==> flow/design.v <==
`timescale 1ns / 1ps
module iir_filter (
    input wire clk,
    input wire rst,
    input wire signed [15:0] x_in,
    output reg signed [15:0] y_out
);
    localparam signed [39:0] B0 =  3947;
    localparam signed [39:0] B1 = -7894;
    localparam signed [39:0] B2 =  3947;
    localparam signed [39:0] A2 = -7891; 
    localparam signed [39:0] A3 =  3801;
    reg signed [39:0] z1;
    reg signed [39:0] z2;
    wire signed [39:0] x_ext;
    wire signed [39:0] b0_x, b1_x, b2_x;
    wire signed [39:0] a2_y, a3_y;
    wire signed [39:0] y_acc;
    assign x_ext = {{24{x_in[15]}}, x_in};
    assign b0_x = x_ext * B0;
    assign b1_x = x_ext * B1;
    assign b2_x = x_ext * B2;
    assign y_acc = b0_x + z1;
    reg signed [15:0] y_comb;
    wire signed [39:0] y_scaled = y_acc >>> 12; 
    always @(*) begin
        if (y_scaled > 32767)      
            y_comb = 32767;
        else if (y_scaled < -32768) 
            y_comb = -32768;
        else                        
            y_comb = y_scaled[15:0];
    end
    wire signed [39:0] y_comb_ext = {{24{y_comb[15]}}, y_comb};
    assign a2_y = y_comb_ext * A2;
    assign a3_y = y_comb_ext * A3;
    always @(posedge clk) begin
        if (rst) begin
            y_out <= 0;
            z1 <= 0;
            z2 <= 0;
        end else begin
            y_out <= y_comb;
            z1 <= b1_x - a2_y + z2;
            z2 <= b2_x - a3_y;
        end
    end
endmodule
`timescale 1ns / 1ps
module threshold_estimator (
    input wire clk,
    input wire rst,
    input wire signed [15:0] data_in,
    output reg signed [15:0] threshold
);
    reg signed [15:0] abs_data;
    always @(*) begin
        if (data_in == -16'd32768) abs_data = 16'd32767;
        else abs_data = (data_in < 0) ? -data_in : data_in;
    end
    localparam K = 14; 
    reg signed [31:0] accumulator;
    always @(posedge clk) begin
        if (rst) begin
            accumulator <= 0;
            threshold <= 0;
        end else begin
            accumulator <= accumulator - (accumulator >>> K) + abs_data;
            threshold <= -(((accumulator >>> K) * 45) >>> 3);
        end
    end
endmodule
`timescale 1ns / 1ps
module spike_detect (
    input wire clk,
    input wire rst,
    input wire signed [15:0] data_in,
    input wire signed [15:0] threshold,
    output reg spike_out
);
    localparam integer LOCKOUT = 20;
    localparam signed [15:0] SATURATION_NEG = -16'd30000;
    reg [4:0] timer;
    always @(posedge clk) begin
        if (rst) begin
            spike_out <= 0;
            timer <= 0;
        end else begin
            spike_out <= 0;
            if (timer > 0) begin
                timer <= timer - 1;
            end else begin
                if ((data_in < threshold) && (data_in > SATURATION_NEG)) begin
                    spike_out <= 1;
                    timer <= LOCKOUT;
                end
            end
        end
    end
endmodule
`timescale 1ns / 1ps
module velocity_decoder (
    input wire clk,
    input wire rst,
    input wire bin_strobe,  
    input wire signed [15:0] bin_count,  
    output reg signed [15:0] velocity  
);
    localparam signed [15:0] M1 = 16'd3891;  
    localparam signed [15:0] M2 = 16'd819;  
    localparam signed [15:0] MAX_VEL = 16'd20480; 
    localparam signed [15:0] MIN_VEL = -16'd20480;
    reg signed [31:0] term1;  
    reg signed [31:0] term2;  
    reg signed [31:0] sum;  
    always @(posedge clk) begin
        if (rst) begin
            velocity <= 0;
        end else if (bin_strobe) begin
            term1 = velocity * M1; 
            term2 = (bin_count * M2) <<< 12;
            sum = term1 + term2;
            if ((sum >>> 12) > MAX_VEL) 
                velocity <= MAX_VEL;
            else if ((sum >>> 12) < MIN_VEL)
                velocity <= MIN_VEL;
            else
                velocity <= sum >>> 12;
        end
    end
endmodule
`timescale 1ns / 1ps
module neural_pipeline_top (
    input wire clk,
    input wire rst,
    input wire signed [15:0] raw_in,
    output wire signed [15:0] vel_out
);
    wire signed [15:0] filt_out;
    wire spike_pulse_raw;  
    reg spike_pulse_safe;  
    wire signed [15:0] auto_threshold;
    reg [17:0] warmup_cnt; 
    always @(posedge clk) begin
        if (rst) begin
            warmup_cnt <= 0;
            spike_pulse_safe <= 0;
        end else begin
            if (warmup_cnt < 150000) 
                warmup_cnt <= warmup_cnt + 1;
            if (warmup_cnt == 150000) 
                spike_pulse_safe <= spike_pulse_raw;
            else 
                spike_pulse_safe <= 0;
        end
    end
    reg [10:0] bin_timer;
    reg bin_strobe;
    reg signed [15:0] bin_accumulator;
    reg signed [15:0] current_bin_count;
    iir_filter u_filter (
        .clk(clk),
        .rst(rst),
        .x_in(raw_in),
        .y_out(filt_out)
    );
    threshold_estimator u_thresh_gen (
        .clk(clk),
        .rst(rst),
        .data_in(filt_out),
        .threshold(auto_threshold)
    );
    spike_detect u_detect (
        .clk(clk),
        .rst(rst),
        .data_in(filt_out),
        .threshold(auto_threshold), 
        .spike_out(spike_pulse_raw) 
    );
    always @(posedge clk) begin
        if (rst) begin
            bin_timer <= 0;
            bin_accumulator <= 0;
            current_bin_count <= 0;
            bin_strobe <= 0;
        end else begin
            bin_strobe <= 0;
            if (spike_pulse_safe)
                bin_accumulator <= bin_accumulator + 1;
            if (bin_timer == 1499) begin
                bin_timer <= 0;
                current_bin_count <= bin_accumulator;
                bin_accumulator <= 0;
                bin_strobe <= 1;
            end else begin
                bin_timer <= bin_timer + 1;
                bin_strobe <= 0;
            end
        end
    end
    velocity_decoder u_decoder (
        .clk(clk),
        .rst(rst),
        .bin_strobe(bin_strobe),
        .bin_count(current_bin_count),
        .velocity(vel_out)
    );
endmodule
; From RTL to reports: neural_pipeline_top
; Tool output for the design above before and after an edit, in the order of the flow.
; Lines under "orig" count in the file above, lines under "edited" in the edited file.
; "diff" is "edited" less "orig", of the values as shown; "rel_change_pct" is that difference over "orig", in percent.
; Library cell names are shortened.
; A cell with -- has no value.
[inputs]
top_module = neural_pipeline_top
clock = clk
cell_library = sky130hd
corner = tt_025C_1v80

; Diff
; Unified diff, file above to edited file.
; The edit is scripted, without regard to the design's behaviour, which it may alter; it was not made to optimise anything.
; begin of diff
@@ -135,6 +135,10 @@
     input wire rst,
     input wire signed [15:0] raw_in,
-    output wire signed [15:0] vel_out
-);
+    output wire signed [15:0] vel_out_pin
+);
+    wire signed [15:0] vel_out;
+    reg signed [15:0] vel_out_p1;
+    always @(posedge clk) vel_out_p1 <= vel_out;
+    assign vel_out_pin = vel_out_p1;
     wire signed [15:0] filt_out;
     wire spike_pulse_raw;  
; end of diff

; Word level
; Counts by Yosys on the flattened word-level netlist (proc, flatten, opt, wreduce; memories kept). Register bits leave out memories and registers merged into their read ports (data or address). Print and check cells are left out. Cells with the same type and inputs are merged into one.
[word_totals]
columns = item, orig, edited, diff, rel_change_pct
row1 = register_bits, 229, 245, 16, 6.99
row2 = latchBits, 0, 0, 0, --
row3 = mem_bits_rw, 0, 0, 0, --
row4 = mem_bits_ro, 0, 0, 0, --
row5 = clocked_rd_ports_x_width, 0, 0, 0, --
row6 = memories, 0, 0, 0, --
row7 = out_inout_bits, 16, 16, 0, 0.00
[op_classes]
columns = item, orig, edited, diff, rel_change_pct
row1 = add_sub_neg, 13, 13, 0, 0.00
row2 = multipliers, 7, 7, 0, 0.00
row3 = div_mod_pow, 0, 0, 0, --
row4 = cmp, 9, 9, 0, 0.00
row5 = n_eq, 3, 3, 0, 0.00
row6 = shift, 0, 0, 0, --
row7 = muxes, 10, 10, 0, 0.00
row8 = bitwise, 1, 1, 0, 0.00
row9 = reduce_logical, 5, 5, 0, 0.00
; Unchanged operator kinds not shown: 35.

; Logic depth
; Depth = most cells in a row (Yosys ltp): at word level without a register or memory, in the mapped netlist without a sequential cell, where the memories' decode and read muxes count.
[logic_depth]
columns = item, orig, edited, diff, rel_change_pct
row1 = depth_word, 8, 8, 0, 0.00
row2 = ABC_AREA, 0, 0, --, --
row3 = depth_mapped, 71, 72, 1, 1.41
row4 = ltp_nobuf, 69, 69, 0, 0.00

; Synthesis result
; The flow's flattened synthesis, as Yosys stat reports it; memories are mapped. The netlist is that of the ABC_AREA named above (0 if unset); the other value can give another one.
[mapped]
columns = item, orig, edited, diff, rel_change_pct
row1 = mapped_cells, 4550, 4481, -69, -1.52
row2 = mapped_area_um2, 40387.5, 39993.4, -394.1, -0.98
row3 = sequential_area_um2, 4384.2, 4704.5, 320.3, 7.31
row4 = ffs, 219, 235, 16, 7.31
row5 = buf_cells, 62, 60, -2, -3.23
[by_type]
columns = cell, orig, edited, diff, rel_change_pct
row1 = nor2_1, 351, 328, -23, -6.55
row2 = a21o_1, 101, 78, -23, -22.77
row3 = mux2i_1, 36, 15, -21, -58.33
row4 = o21a_1, 39, 20, -19, -48.72
row5 = dfxtp_1, 219, 235, 16, 7.31
row6 = a21oi_1, 198, 214, 16, 8.08
row7 = o21ai_0, 122, 137, 15, 12.30
row8 = or2_2, 8, 21, 13, 162.50
row9 = and2_1, 32, 20, -12, -37.50
row10 = a22oi_1, 2, 14, 12, 600.00
row11 = nand4_1, 32, 22, -10, -31.25
row12 = nand3_1, 69, 61, -8, -11.59
row13 = inv_1, 1004, 1011, 7, 0.70
row14 = nor3_1, 62, 69, 7, 11.29
row15 = o311ai_0, 10, 3, -7, -70.00
row16 = a41oi_1, 2, 9, 7, 350.00
row17 = xnor2_1, 194, 200, 6, 3.09
row18 = o211a_1, 8, 2, -6, -75.00
; Unchanged cell types not shown: 14.
; The list need not be complete.
; The figures by module come from a second, unflattened synthesis with its own total; it is not the netlist above.
[hier_totals]
columns = item, orig, edited, diff, rel_change_pct
row1 = hier_cells, 4726, 4784, 58, 1.23
row2 = area_unflattened_um2, 41932.7, 42475.7, 543.0, 1.29
; Each row is one instance without its submodules.
[modules_orig]
columns = module, instances, n_cells, area_um2, mod_seq_area_um2
row1 = iir_filter, 1, 2745, 24339.6, 1721.7
row2 = velocity_decoder, 1, 840, 7823.8, 320.3
row3 = (name not given), 1, 770, 6423.7, 960.9
row4 = neural_pipeline_top, 1, 274, 2621.3, 1261.2
row5 = spike_detect, 1, 97, 724.4, 120.1
[modules_edited]
columns = module, instances, n_cells, area_um2, mod_seq_area_um2
row1 = iir_filter, 1, 2783, 24536.0, 1721.7
row2 = velocity_decoder, 1, 840, 7823.8, 320.3
row3 = (name not given), 1, 770, 6423.7, 960.9
row4 = neural_pipeline_top, 1, 294, 2967.8, 1581.5
row5 = spike_detect, 1, 97, 724.4, 120.1

; Timing after synthesis
; Source: OpenSTA report_checks on the synthesized netlist (no wires, ideal clock, input and output delay 20% of the period each), path of least setup slack; recovery checks are left aside. Register names are those of the netlist, which keeps one name where synthesis merged equal registers.
[synth_path]
columns = item, orig, edited, diff, rel_change_pct
row1 = kind, in2reg, in2reg, --, --
row2 = start, input raw_in[7], input raw_in[14], --, --
row3 = end, register u_filter.z1[29], register u_filter.z1[31], --, --
row4 = tclk_ns, 25.0, 25.0, 0.0, 0.00
row5 = setup_time_ns, 0.121, 0.146, 0.025, --
row6 = launch_ns, 5.000, 5.000, 0.000, 0.00
row7 = t_arrival_ns, 19.584, 19.843, 0.259, 1.32
row8 = required_time_ns, 24.879, 24.854, -0.025, -0.10
row9 = path_slack_ns, 5.295, 5.011, -0.284, --
row10 = path_delay_ns, 14.705, 14.989, 0.284, 1.93
row11 = path_stages, 65, 66, 1, 1.54
row12 = n_path_buf, 2, 3, 1, 50.00
row13 = synth_period_reached_ns, 19.705, 19.989, 0.284, 1.44
; "path_delay_ns" = arrival - input delay + setup time.
; "path_stages": output pins that drive a net of the path, with the launching flip-flop's if there is one; two outputs of one cell count as two.
; "synth_period_reached_ns" = period - worst setup slack (recovery checks aside). The figure is calculated, with input and output delays left at 20% of the set period.
; The rows between start and end are the longest chain of elaborated cells between them; the timing report does not say that the signal goes this way. Where chains are equally long, one stands for them.
; Each line given opens the expression or statement behind the cell; cells for indexed reads and writes are added by Yosys, which also makes memories of some case tables.
[synth_via_orig]
path_cell_list = ha_1 > fa_1 > inv_1 > fa_1 > inv_1 > fa_1 > inv_1 > fa_1 > inv_1 > ha_1 > or3_1 > o211ai_1 > a21oi_1 > o21a_1 > o21ai_0 > nand2_1 > a21o_1 > a21oi_1 > (+29 left out) > o31ai_1 > nor2_1 > xnor2_1 > fa_1 > inv_1 > ha_1 > a21o_1 > a21oi_1 > o21ai_0 > a21oi_1 > nor2b_1 > o21ai_0 > nand2b_1 > a21oi_1 > nand2_1 > o221ai_1 > o21ai_1 > mux2_2
elab_chain_cells = 8
[synth_lines_orig]
columns = item, line
row1 = "start, declared", 136  ; input wire signed [15:0] raw_in,
row2 = 16-bit by 13-bit multiplier with 29-bit output, 20  ; assign b0_x = x_ext * B0;
row3 = 29-bit by 40-bit adder with 40-bit output, 23  ; assign y_acc = b0_x + z1;
row4 = 28-bit by 16-bit less-than comparator with 1-bit output, 29  ; else if (y_scaled < -32768)
row5 = 16-bit two-way mux, 29
row6 = 16-bit two-way mux, 27  ; if (y_scaled > 32767)
row7 = 16-bit by 14-bit multiplier with 30-bit output, 35  ; assign a2_y = y_comb_ext * A2;
row8 = 40-bit subtractor, 44  ; z1 <= b1_x - a2_y + z2;
row9 = 40-bit adder, 44
row10 = "end, assigned", 40  ; z1 <= 0;
row11 = "end, assigned", 44
row12 = "end, declared", 13  ; reg signed [39:0] z1;
[synth_via_edited]
path_cell_list = inv_1 > ha_1 > inv_1 > ha_1 > xor2_1 > fa_1 > fa_1 > inv_1 > fa_1 > inv_1 > ha_1 > a21o_1 > a211o_1 > a21oi_1 > o21ai_0 > a211o_1 > o22ai_1 > xnor2_1 > (+30 left out) > o21ai_0 > a21oi_1 > o21ai_0 > nand2b_1 > xor2_1 > fa_1 > inv_1 > ha_1 > inv_1 > o21ai_0 > a21oi_1 > o21ai_0 > a22o_1 > a21oi_1 > nor4b_1 > or2_2 > o21bai_1 > a211oi_1
elab_chain_cells = 8
[synth_lines_edited]
columns = item, line
row1 = "start, declared", 136  ; input wire signed [15:0] raw_in,
row2 = 16-bit by 13-bit multiplier with 29-bit output, 20  ; assign b0_x = x_ext * B0;
row3 = 29-bit by 40-bit adder with 40-bit output, 23  ; assign y_acc = b0_x + z1;
row4 = 28-bit by 16-bit less-than comparator with 1-bit output, 29  ; else if (y_scaled < -32768)
row5 = 16-bit two-way mux, 29
row6 = 16-bit two-way mux, 27  ; if (y_scaled > 32767)
row7 = 16-bit by 14-bit multiplier with 30-bit output, 35  ; assign a2_y = y_comb_ext * A2;
row8 = 40-bit subtractor, 44  ; z1 <= b1_x - a2_y + z2;
row9 = 40-bit adder, 44
row10 = "end, assigned", 40  ; z1 <= 0;
row11 = "end, assigned", 44
row12 = "end, declared", 13  ; reg signed [39:0] z1;

; Worst path after layout
; Path of least setup slack in the final report of the runs of pair A (OpenROAD, finished layout, wires in). Where an end is a register, its clock arrival counts in the times.
[layout_path]
columns = item, orig, edited, diff, rel_change_pct
row1 = kind, in2reg, in2reg, --, --
row2 = start, input raw_in[1], input raw_in[2], --, --
row3 = end, register u_filter.z1[29], register u_filter.z1[39], --, --
row4 = tclk_ns, 25.0, 25.0, 0.0, 0.00
row5 = setup_time_ns, 0.11, 0.09, -0.02, --
row6 = launch_ns, 5.00, 5.00, 0.00, 0.00
row7 = t_arrival_ns, 23.43, 23.33, -0.10, -0.43
row8 = required_time_ns, 25.50, 25.45, -0.05, -0.20
row9 = path_slack_ns, 2.07, 2.12, 0.05, --
row10 = path_stages, 61, 63, 2, 3.28
row11 = n_path_buf, 2, 1, -1, -50.00
; The rows between start and end are the longest chain of elaborated cells between them; the timing report does not say that the signal goes this way. Where chains are equally long, one stands for them.
[layout_via_orig]
path_cell_list = clkdlybuf4s50_1 > ha_1 > xor2_1 > ha_1 > fa_1 > fa_1 > fa_1 > ha_1 > nand3_1 > nand2_1 > a41o_1 > o41ai_1 > buf_4 > o21ai_0 > a211o_1 > a31o_2 > a21o_1 > xor2_1 > (+25 left out) > a21boi_0 > o21ai_0 > a21boi_0 > o21ai_0 > nand2b_1 > a21o_1 > a21oi_1 > xnor2_1 > fa_1 > inv_1 > ha_1 > nand2_1 > nor2_1 > o21ai_0 > a2111oi_0 > o221ai_1 > o21ai_1 > mux2_2
elab_chain_cells = 8
[layout_lines_orig]
columns = item, line
row1 = "start, declared", 136  ; input wire signed [15:0] raw_in,
row2 = 16-bit by 13-bit multiplier with 29-bit output, 20  ; assign b0_x = x_ext * B0;
row3 = 29-bit by 40-bit adder with 40-bit output, 23  ; assign y_acc = b0_x + z1;
row4 = 28-bit by 16-bit less-than comparator with 1-bit output, 29  ; else if (y_scaled < -32768)
row5 = 16-bit two-way mux, 29
row6 = 16-bit two-way mux, 27  ; if (y_scaled > 32767)
row7 = 16-bit by 14-bit multiplier with 30-bit output, 35  ; assign a2_y = y_comb_ext * A2;
row8 = 40-bit subtractor, 44  ; z1 <= b1_x - a2_y + z2;
row9 = 40-bit adder, 44
row10 = "end, assigned", 40  ; z1 <= 0;
row11 = "end, assigned", 44
row12 = "end, declared", 13  ; reg signed [39:0] z1;
[layout_via_edited]
path_cell_list = clkdlybuf4s50_1 > ha_1 > xor2_1 > ha_1 > fa_1 > fa_1 > fa_1 > ha_1 > inv_1 > o21bai_1 > a21o_1 > a21oi_1 > o211ai_1 > nand2_1 > o21ai_0 > or4_1 > a31oi_1 > xnor2_1 > (+27 left out) > o21ai_0 > a21oi_1 > o21ai_0 > nand2b_1 > xor2_1 > fa_1 > inv_1 > ha_1 > inv_1 > o21ai_0 > a21oi_1 > o21ai_0 > a22o_1 > a21oi_1 > nor4b_1 > or2_2 > o21bai_1 > a211oi_1
elab_chain_cells = 8
[layout_lines_edited]
columns = item, line
row1 = "start, declared", 136  ; input wire signed [15:0] raw_in,
row2 = 16-bit by 13-bit multiplier with 29-bit output, 20  ; assign b0_x = x_ext * B0;
row3 = 29-bit by 40-bit adder with 40-bit output, 23  ; assign y_acc = b0_x + z1;
row4 = 28-bit by 16-bit less-than comparator with 1-bit output, 29  ; else if (y_scaled < -32768)
row5 = 16-bit two-way mux, 29
row6 = 16-bit two-way mux, 27  ; if (y_scaled > 32767)
row7 = 16-bit by 14-bit multiplier with 30-bit output, 35  ; assign a2_y = y_comb_ext * A2;
row8 = 40-bit subtractor, 44  ; z1 <= b1_x - a2_y + z2;
row9 = 40-bit adder, 44
row10 = "end, assigned", 40  ; z1 <= 0;
row11 = "end, assigned", 44
row12 = "end, declared", 13  ; reg signed [39:0] z1;

; Measured runs
; Both versions went through the flow (Yosys, OpenROAD) with the same settings in each pair. Constraints: input delay and output delay 20% of the set period each, output load 0.01 pF.
[settings_pair_A]
period_ns = 25.0
CAP_MARGIN = 20
CORE_MARGIN = 2
CORE_UTILIZATION = 40
SLEW_MARGIN = 20
[results_pair_A]
columns = item, orig, edited, diff, rel_change_pct
row1 = ys_area_um2, 40387.5, 39993.4, -394.1, -0.98
row2 = dieArea_um2, 103526.0, 102528.0, -998.0, -0.96
row3 = post_route_stdcell_area_um2, 43127.6, 43062.6, -65.0, -0.15
row4 = fin_ws_ns, 2.069, 2.123, 0.054, --
row5 = tns_ns, 0.000, 0.000, 0.000, --
row6 = period_less_ws_ns, 22.931, 22.877, -0.054, -0.24
[settings_pair_B]
CAP_MARGIN = 25
CORE_ASPECT_RATIO = 0.61
CORE_UTILIZATION = 50
CTS_CLUSTER_DIAMETER = 72
CTS_CLUSTER_SIZE = 88
GPL_TIMING_DRIVEN = 0
MIN_ROUTING_LAYER = met1
PLACE_DENSITY = 0.6
period_ns = 36.7
CORE_MARGIN = 2
SLEW_MARGIN = 20
[results_pair_B]
columns = item, orig, edited, diff, rel_change_pct
row1 = ys_area_um2, 40387.5, 39993.4, -394.1, -0.98
row2 = dieArea_um2, 83133.9, 82334.5, -799.4, -0.96
row3 = post_route_stdcell_area_um2, 42847.3, 42414.4, -432.9, -1.01
row4 = fin_ws_ns, 8.331, 9.257, 0.926, --
row5 = tns_ns, 0.000, 0.000, 0.000, --
row6 = period_less_ws_ns, 28.369, 27.443, -0.926, -3.26
; By "period_less_ws_ns" is meant the clock period of the run minus its worst setup slack. This is arithmetic on one report: input and output delays are still those of the set period (20% each).
